==> flow/design.v <==
module axi_lite_slave (
    input  logic        aclk,
    input  logic        aresetn,
    input  logic        awvalid,
    output logic        awready,
    input  logic [31:0] awaddr,
    input  logic        wvalid,
    output logic        wready,
    input  logic [31:0] wdata,
    input  logic [3:0]  wstrb,
    output logic        bvalid,
    input  logic        bready,
    output logic [1:0]  bresp,
    input  logic        arvalid,
    output logic        arready,
    input  logic [31:0] araddr,
    output logic        rvalid,
    input  logic        rready,
    output logic [31:0] rdata,
    output logic [1:0]  rresp
);
logic [31:0] registers [16];
wire [31:0] debug_reg0 = registers[0];
wire [31:0] debug_reg1 = registers[1];
wire [31:0] debug_reg2 = registers[2];
wire [31:0] debug_reg3 = registers[3];
wire [31:0] debug_reg4 = registers[4];
wire [31:0] debug_reg5 = registers[5];
typedef enum logic [1:0] {
    W_IDLE, W_WAIT_DATA, W_RESP
} write_state_t;
write_state_t write_state;
logic [31:0] write_addr_reg;
logic [1:0] bresp_reg;
logic [1:0] rresp_reg;
logic [31:0] rdata_reg;
always_ff @(posedge aclk or negedge aresetn) begin
    if (!aresetn) begin
        write_state <= W_IDLE;
        awready <= 1'b1;        
        wready <= 1'b0;
        bvalid <= 1'b0;
        write_addr_reg <= 32'h0;
        bresp_reg <= 2'b00;     
        for (int i = 0; i < 16; i++) registers[i] <= 32'h0;
    end else begin
        case (write_state)
            W_IDLE: begin
                awready <= 1'b1;
                if (awvalid && awready) begin
                    write_addr_reg <= awaddr;
                    write_state <= W_WAIT_DATA;
                    awready <= 1'b0;
                    wready <= 1'b1;
                    bresp_reg <= (awaddr[5:2] < 16) ? 2'b00 : 2'b10;
                end
            end
            W_WAIT_DATA: begin
                if (wvalid && wready) begin
                    if (write_addr_reg[5:2] < 16) begin
                        for (int i = 0; i < 4; i++) begin
                            if (wstrb[i])
                                registers[write_addr_reg[5:2]][i*8 +: 8] <= wdata[i*8 +: 8];
                        end
                    end
                    write_state <= W_RESP;
                    wready <= 1'b0;
                    bvalid <= 1'b1;
                end
            end 
            W_RESP: begin
                if (bvalid && bready) begin
                    bvalid <= 1'b0;
                    write_state <= W_IDLE;
                end
            end
        endcase
    end
end
always_ff @(posedge aclk or negedge aresetn) begin
    if (!aresetn) begin
        arready <= 1'b1;
        rvalid <= 1'b0;
        rresp_reg <= 2'b00;      
        rdata_reg <= 32'h0;     
    end else begin
        if (arvalid && arready) begin
            rdata_reg <= (araddr[5:2] < 16) ? registers[araddr[5:2]] : 32'hDEADBEEF;
            rresp_reg <= (araddr[5:2] < 16) ? 2'b00 : 2'b10;
            arready <= 1'b0;
            rvalid <= 1'b1;
        end else if (rvalid && rready) begin
            rvalid <= 1'b0;
            arready <= 1'b1;
        end
    end
end
assign bresp = bresp_reg;
assign rresp = rresp_reg;
assign rdata = rdata_reg;
endmodule
# Step by step through the tools: axi_lite_slave
# Module axi_lite_slave before and after one edit of its RTL, step after step.
# "before" refers to lines of the RTL above, "after" to lines of the edited file.
# "diff" is "after" less "before", of the values as shown; "change_rel_pct" is that difference over "before", in percent.
# Operators carry their Yosys type and port widths (W data, S select, Z words).
# A cell with - has no value.
[inputs]
design = "axi_lite_slave"
clk_port = "aclk"
lib = "sky130hd"
corner = "tt_025C_1v80"

# Diff
# The edit as a unified diff against the file above.
# The edited RTL no longer does the same as the RTL above: the edit was made by script, with no optimisation intended.
# begin of diff
@@ -78,11 +78,6 @@
     end
 end
-always_ff @(posedge aclk or negedge aresetn) begin
-    if (!aresetn) begin
-        arready <= 1'b1;
-        rvalid <= 1'b0;
-        rresp_reg <= 2'b00;      
-        rdata_reg <= 32'h0;     
-    end else begin
+always_ff @(posedge aclk) begin
+    begin
         if (arvalid && arready) begin
             rdata_reg <= (araddr[5:2] < 16) ? registers[araddr[5:2]] : 32'hDEADBEEF;
# end of diff

# Word-level counts
# Counts by Yosys on the flattened word-level netlist (proc, flatten, opt, wreduce). Print and check cells are left out. Cells with the same type and inputs are merged into one.
[word_totals]
columns = ["item", "before", "after", "diff", "change_rel_pct"]
rows = [
  ["register_bits", 561, 561, 0, 0.00],
  ["output_inout_bits", 41, 41, 0, 0.00],
]
[op_classes]
columns = ["item", "before", "after", "diff", "change_rel_pct"]
rows = [
  ["n_cmp", 3, 3, 0, 0.00],
  ["equal", 35, 35, 0, 0.00],
  ["muxes", 19, 14, -5, -26.32],
  ["reduce_and_logical", 80, 79, -1, -1.25],
]
[ops]
columns = ["op", "before", "after", "diff", "change_rel_pct"]
rows = [
  ["$mux W1", 9, 5, -4, -44.44],
  ["$reduce_bool A2 Y1", 3, 2, -1, -33.33],
  ["$mux W32", 1, 0, -1, -100.00],
  ["$reduce_and A5 Y1", 64, 64, 0, 0.00],
  ["$eq A4 B4 Y1 const B", 16, 16, 0, 0.00],
  ["$eq A4 B3 Y1 const B", 8, 8, 0, 0.00],
  ["$logic_and A1 B1 Y1", 5, 5, 0, 0.00],
  ["$mux W2", 5, 5, 0, 0.00],
  ["$eq A4 B2 Y1 const B", 4, 4, 0, 0.00],
  ["$lt A4 B5 Y1 const B", 3, 3, 0, 0.00],
  ["$ne A2 B2 Y1 const B", 3, 3, 0, 0.00],
  ["$eq A4 B1 Y1 const B", 2, 2, 0, 0.00],
  ["$logic_not A4 Y1", 2, 2, 0, 0.00],
  ["$pmux W1 S2", 2, 2, 0, 0.00],
  ["$reduce_and A3 Y1", 2, 2, 0, 0.00],
  ["$eq A2 B1 Y1 const B", 1, 1, 0, 0.00],
  ["$eq A2 B2 Y1 const B", 1, 1, 0, 0.00],
  ["$logic_not A2 Y1", 1, 1, 0, 0.00],
  ["$pmux W2 S3", 1, 1, 0, 0.00],
  ["$pmux W32 S16", 1, 1, 0, 0.00],
  ["$reduce_and A2 Y1", 1, 1, 0, 0.00],
  ["$reduce_and A4 Y1", 1, 1, 0, 0.00],
  ["$reduce_bool A3 Y1", 1, 1, 0, 0.00],
]

# Logic depth
# Yosys ltp: most cells in a row. Word level: on the elaborated netlist, between registers, memories and ports. Mapped: between sequential cells and ports; inverters and the memories' decode and read muxes count.
[depth]
columns = ["item", "before", "after", "diff", "change_rel_pct"]
rows = [
  ["word_depth", 3, 3, 0, 0.00],
  ["ABC_AREA", "1", "1", "-", "-"],
  ["ltp_mapped", 10, 10, 0, 0.00],
]

# Netlist
# Source: synth_stat.txt of the flow (Yosys; design flattened, memories mapped). It holds for the ABC_AREA given above (unset counts as 0); a run with the other value may have another netlist.
[types]
columns = ["cell", "before", "after", "diff", "change_rel_pct"]
rows = [
  ["sky130_fd_sc_hd__nand2_1", 1180, 1022, -158, -13.39],
  ["sky130_fd_sc_hd__nand3_1", 294, 417, 123, 41.84],
  ["sky130_fd_sc_hd__inv_1", 79, 145, 66, 83.54],
  ["sky130_fd_sc_hd__dfrtp_1", 553, 520, -33, -5.97],
  ["sky130_fd_sc_hd__o21ai_0", 555, 523, -32, -5.77],
  ["sky130_fd_sc_hd__o21ai_1", 32, 0, -32, -100.00],
  ["sky130_fd_sc_hd__edfxtp_1", 0, 32, 32, "-"],
  ["sky130_fd_sc_hd__nor2_1", 153, 122, -31, -20.26],
  ["sky130_fd_sc_hd__buf_1", 2, 10, 8, 400.00],
  ["sky130_fd_sc_hd__buf_4", 13, 6, -7, -53.85],
  ["sky130_fd_sc_hd__buf_2", 93, 89, -4, -4.30],
  ["sky130_fd_sc_hd__buf_6", 0, 4, 4, "-"],
  ["sky130_fd_sc_hd__clkbuf_1", 86, 84, -2, -2.33],
  ["sky130_fd_sc_hd__nor2_2", 4, 2, -2, -50.00],
  ["sky130_fd_sc_hd__inv_2", 3, 1, -2, -66.67],
  ["sky130_fd_sc_hd__dfxtp_1", 0, 2, 2, "-"],
  ["sky130_fd_sc_hd__nor2_4", 5, 4, -1, -20.00],
  ["sky130_fd_sc_hd__dfstp_2", 3, 2, -1, -33.33],
]
# The list need not be complete.
[synth_totals]
columns = ["item", "before", "after", "diff", "change_rel_pct"]
rows = [
  ["cell_count", 3060, 2990, -70, -2.29],
  ["synth_area_um2", 24646.1, 24588.6, -57.5, -0.23],
  ["seq_area_um2", 13917.1, 14066.0, 148.9, 1.07],
  ["ff_cells", 556, 556, 0, 0.00],
  ["buf_cells", 194, 193, -1, -0.52],
]

# Path before layout
# Source: OpenSTA report_checks on the synthesized netlist (no wires, ideal clock, input and output delay 20% of the period each), path of least setup slack; recovery checks are left aside. Register names are those of the netlist, which keeps one name where synthesis merged equal registers.
[synth_path]
columns = ["item", "before", "after", "diff", "change_rel_pct"]
rows = [
  ["path_type", "input port to flip-flop", "input port to flip-flop", "-", "-"],
  ["start", "in araddr[3]", "in arvalid", "-", "-"],
  ["end", "reg rdata_reg[19]", "reg rdata_reg[0]", "-", "-"],
  ["tclk_ps", 3000, 3000, 0, 0.00],
  ["in_delay_ps", 600, 600, 0, 0.00],
  ["launch_ps", 600, 600, 0, 0.00],
  ["arrival_time_ps", 1535, 1310, -225, -14.66],
  ["required_ps", 2934, 2613, -321, -10.94],
  ["setup_slack_ps", 1400, 1304, -96, "-"],
  ["path_delay_ps", 1001, 1097, 96, 9.59],
  ["driving_pins", 9, 2, -7, -77.78],
  ["path_buffers", 2, 0, -2, -100.00],
  ["synth_period_reached_ps", 1600, 1696, 96, 6.00],
]
# "path_delay_ps" is the arrival time less input delay plus setup time.
# "driving_pins": output pins that drive a net of the path, with the launching flip-flop's if there is one; two outputs of one cell count as two.
# "synth_period_reached_ps" is the clock period less the worst setup slack; recovery checks do not enter. This is arithmetic on one report: input and output delays are still those of the set period (20% each).
# Between the ends stands the longest chain of elaborated cells between them, by number of cells; it is not shown to be the way that was timed. Of several equally long chains one is given.
# Each line given opens the expression or statement behind the cell; cells for indexed reads and writes are added by Yosys, which also makes memories of some case tables.
[synth_via_before]
cell_sequence = "sky130_fd_sc_hd__nor2_2 sky130_fd_sc_hd__buf_2 sky130_fd_sc_hd__buf_2 sky130_fd_sc_hd__nand3_1 sky130_fd_sc_hd__nand2_1 sky130_fd_sc_hd__nor2_1 sky130_fd_sc_hd__nand2_1 sky130_fd_sc_hd__o21ai_1 sky130_fd_sc_hd__nand2_1"
elab_chain_len = 3
cone_cells = 19
classes_between = "compare (1); eq/ne (15); mux (2); reduce/logical (1)"
[synth_rtl_before]
columns = ["item", "line_no", "source"]
rows = [
  ["from (decl)", 16, "input  logic [31:0] araddr,"],
  ["$eq A4 B4 Y1", 88, "rdata_reg <= (araddr[5:2] < 16) ? registers[araddr[5:2]] : 32'hDEADBEEF;"],
  ["$pmux W32 S16", 88, ""],
  ["$mux W32", 88, ""],
  ["to (assign)", 85, "rdata_reg <= 32'h0;"],
  ["to (assign)", 88, ""],
  ["to (decl)", 36, "logic [31:0] rdata_reg;"],
]
[synth_via_after]
cell_sequence = "sky130_fd_sc_hd__nand2_1 sky130_fd_sc_hd__inv_1"
elab_chain_len = 1
cone_cells = 1
classes_between = "reduce/logical (1)"
[synth_rtl_after]
columns = ["item", "line_no", "source"]
rows = [
  ["from (decl)", 14, "input  logic        arvalid,"],
  ["$logic_and A1 B1 Y1", 82, "if (arvalid && arready) begin"],
  ["to (assign)", 83, "rdata_reg <= (araddr[5:2] < 16) ? registers[araddr[5:2]] : 32'hDEADBEEF;"],
  ["to (decl)", 36, "logic [31:0] rdata_reg;"],
]

# Path in the finished layout
# Path of least setup slack in the final report of each run of set A (OpenROAD, finished layout, wires in). Where an end is a register, its clock arrival counts in the times.
# The path's times are printed in steps of 10 ps; the period is the one set.
[layout_path]
columns = ["item", "before", "after", "diff", "change_rel_pct"]
rows = [
  ["path_type", "flip-flop to output port", "flip-flop to output port", "-", "-"],
  ["start", "reg arready", "reg awready", "-", "-"],
  ["end", "out arready", "out awready", "-", "-"],
  ["tclk_ps", 2470, 2470, 0, 0.00],
  ["output_delay_ps", 490, 490, 0, 0.00],
  ["launch_ps", 610, 610, 0, 0.00],
  ["arrival_time_ps", 1700, 1700, 0, 0.00],
  ["required_ps", 1980, 1980, 0, 0.00],
  ["setup_slack_ps", 280, 270, -10, "-"],
  ["driving_pins", 2, 2, 0, 0.00],
  ["path_buffers", 1, 1, 0, 0.00],
]
# At most two assigning lines are given for a register; there are more.
[layout_via_before]
cell_sequence = "sky130_fd_sc_hd__dfstp_2 sky130_fd_sc_hd__clkdlybuf4s50_1"
elab_chain_len = 0
cone_cells = 0
[layout_rtl_before]
columns = ["item", "line_no", "source"]
rows = [
  ["from (decl)", 15, "output logic        arready,"],
  ["from (assign)", 82, "arready <= 1'b1;"],
  ["from (assign)", 90, "arready <= 1'b0;"],
  ["to (decl)", 15, ""],
]
[layout_via_after]
cell_sequence = "sky130_fd_sc_hd__dfstp_2 sky130_fd_sc_hd__clkdlybuf4s50_1"
elab_chain_len = 0
cone_cells = 0
[layout_rtl_after]
columns = ["item", "line_no", "source"]
rows = [
  ["from (decl)", 5, "output logic        awready,"],
  ["from (assign)", 40, "awready <= 1'b1;"],
  ["from (assign)", 49, "awready <= 1'b1;"],
  ["to (decl)", 5, ""],
]

# Layout results
# Both versions went through the flow (Yosys, OpenROAD) with the same settings in each pair. Constraints: input delay and output delay 20% of the set period each, output load 0.01 pF.
[settings_set_A]
ABC_AREA = 1
CORE_UTILIZATION = 50
HOLD_SLACK_MARGIN = 0.05
PLACE_DENSITY = 0.6
period_ns = 2.47
CAP_MARGIN = 20
CORE_MARGIN = 2
SLEW_MARGIN = 20
[measured_set_A]
columns = ["item", "before", "after", "diff", "change_rel_pct"]
rows = [
  ["synth_area_um2", 24646.1, 24588.6, -57.5, -0.23],
  ["die_footprint_um2", 51085.0, 50967.6, -117.4, -0.23],
  ["final_cell_area_um2", 28796.4, 28666.2, -130.2, -0.45],
  ["setup_worst_slack_ps", 279, 274, -5, "-"],
  ["tns_setup_ps", 0, 0, 0, "-"],
  ["power_uw", 22762, 18585, -4177, -18.35],
  ["achievedPeriod_ps", 2191, 2196, 5, 0.23],
]
[settings_set_B]
ABC_AREA = 1
CORE_ASPECT_RATIO = 1.02
CORE_UTILIZATION = 19
HOLD_SLACK_MARGIN = 0.05
MIN_ROUTING_LAYER = "met2"
PLACE_DENSITY = 0.44
SETUP_SLACK_MARGIN = 0.2
TNS_END_PERCENT = 60
period_ns = 1.76
CAP_MARGIN = 20
CORE_MARGIN = 2
SLEW_MARGIN = 20
[measured_set_B]
columns = ["item", "before", "after", "diff", "change_rel_pct"]
rows = [
  ["synth_area_um2", 24646.1, 24588.6, -57.5, -0.23],
  ["die_footprint_um2", 132614.0, 132307.0, -307.0, -0.23],
  ["final_cell_area_um2", 33170.6, 35504.1, 2333.5, 7.03],
  ["setup_worst_slack_ps", 128, 87, -41, "-"],
  ["tns_setup_ps", 0, 0, 0, "-"],
  ["power_uw", 33431, 28878, -4553, -13.62],
  ["achievedPeriod_ps", 1632, 1673, 41, 2.51],
]
# "achievedPeriod_ps" means the clock period less the worst setup slack. The figure is calculated, with input and output delays left at 20% of the set period.
# By "power_uw" is meant OpenSTA's value without simulated activity: inputs other than the clock are taken to toggle once in ten clock periods, and the tool carries that through the logic.
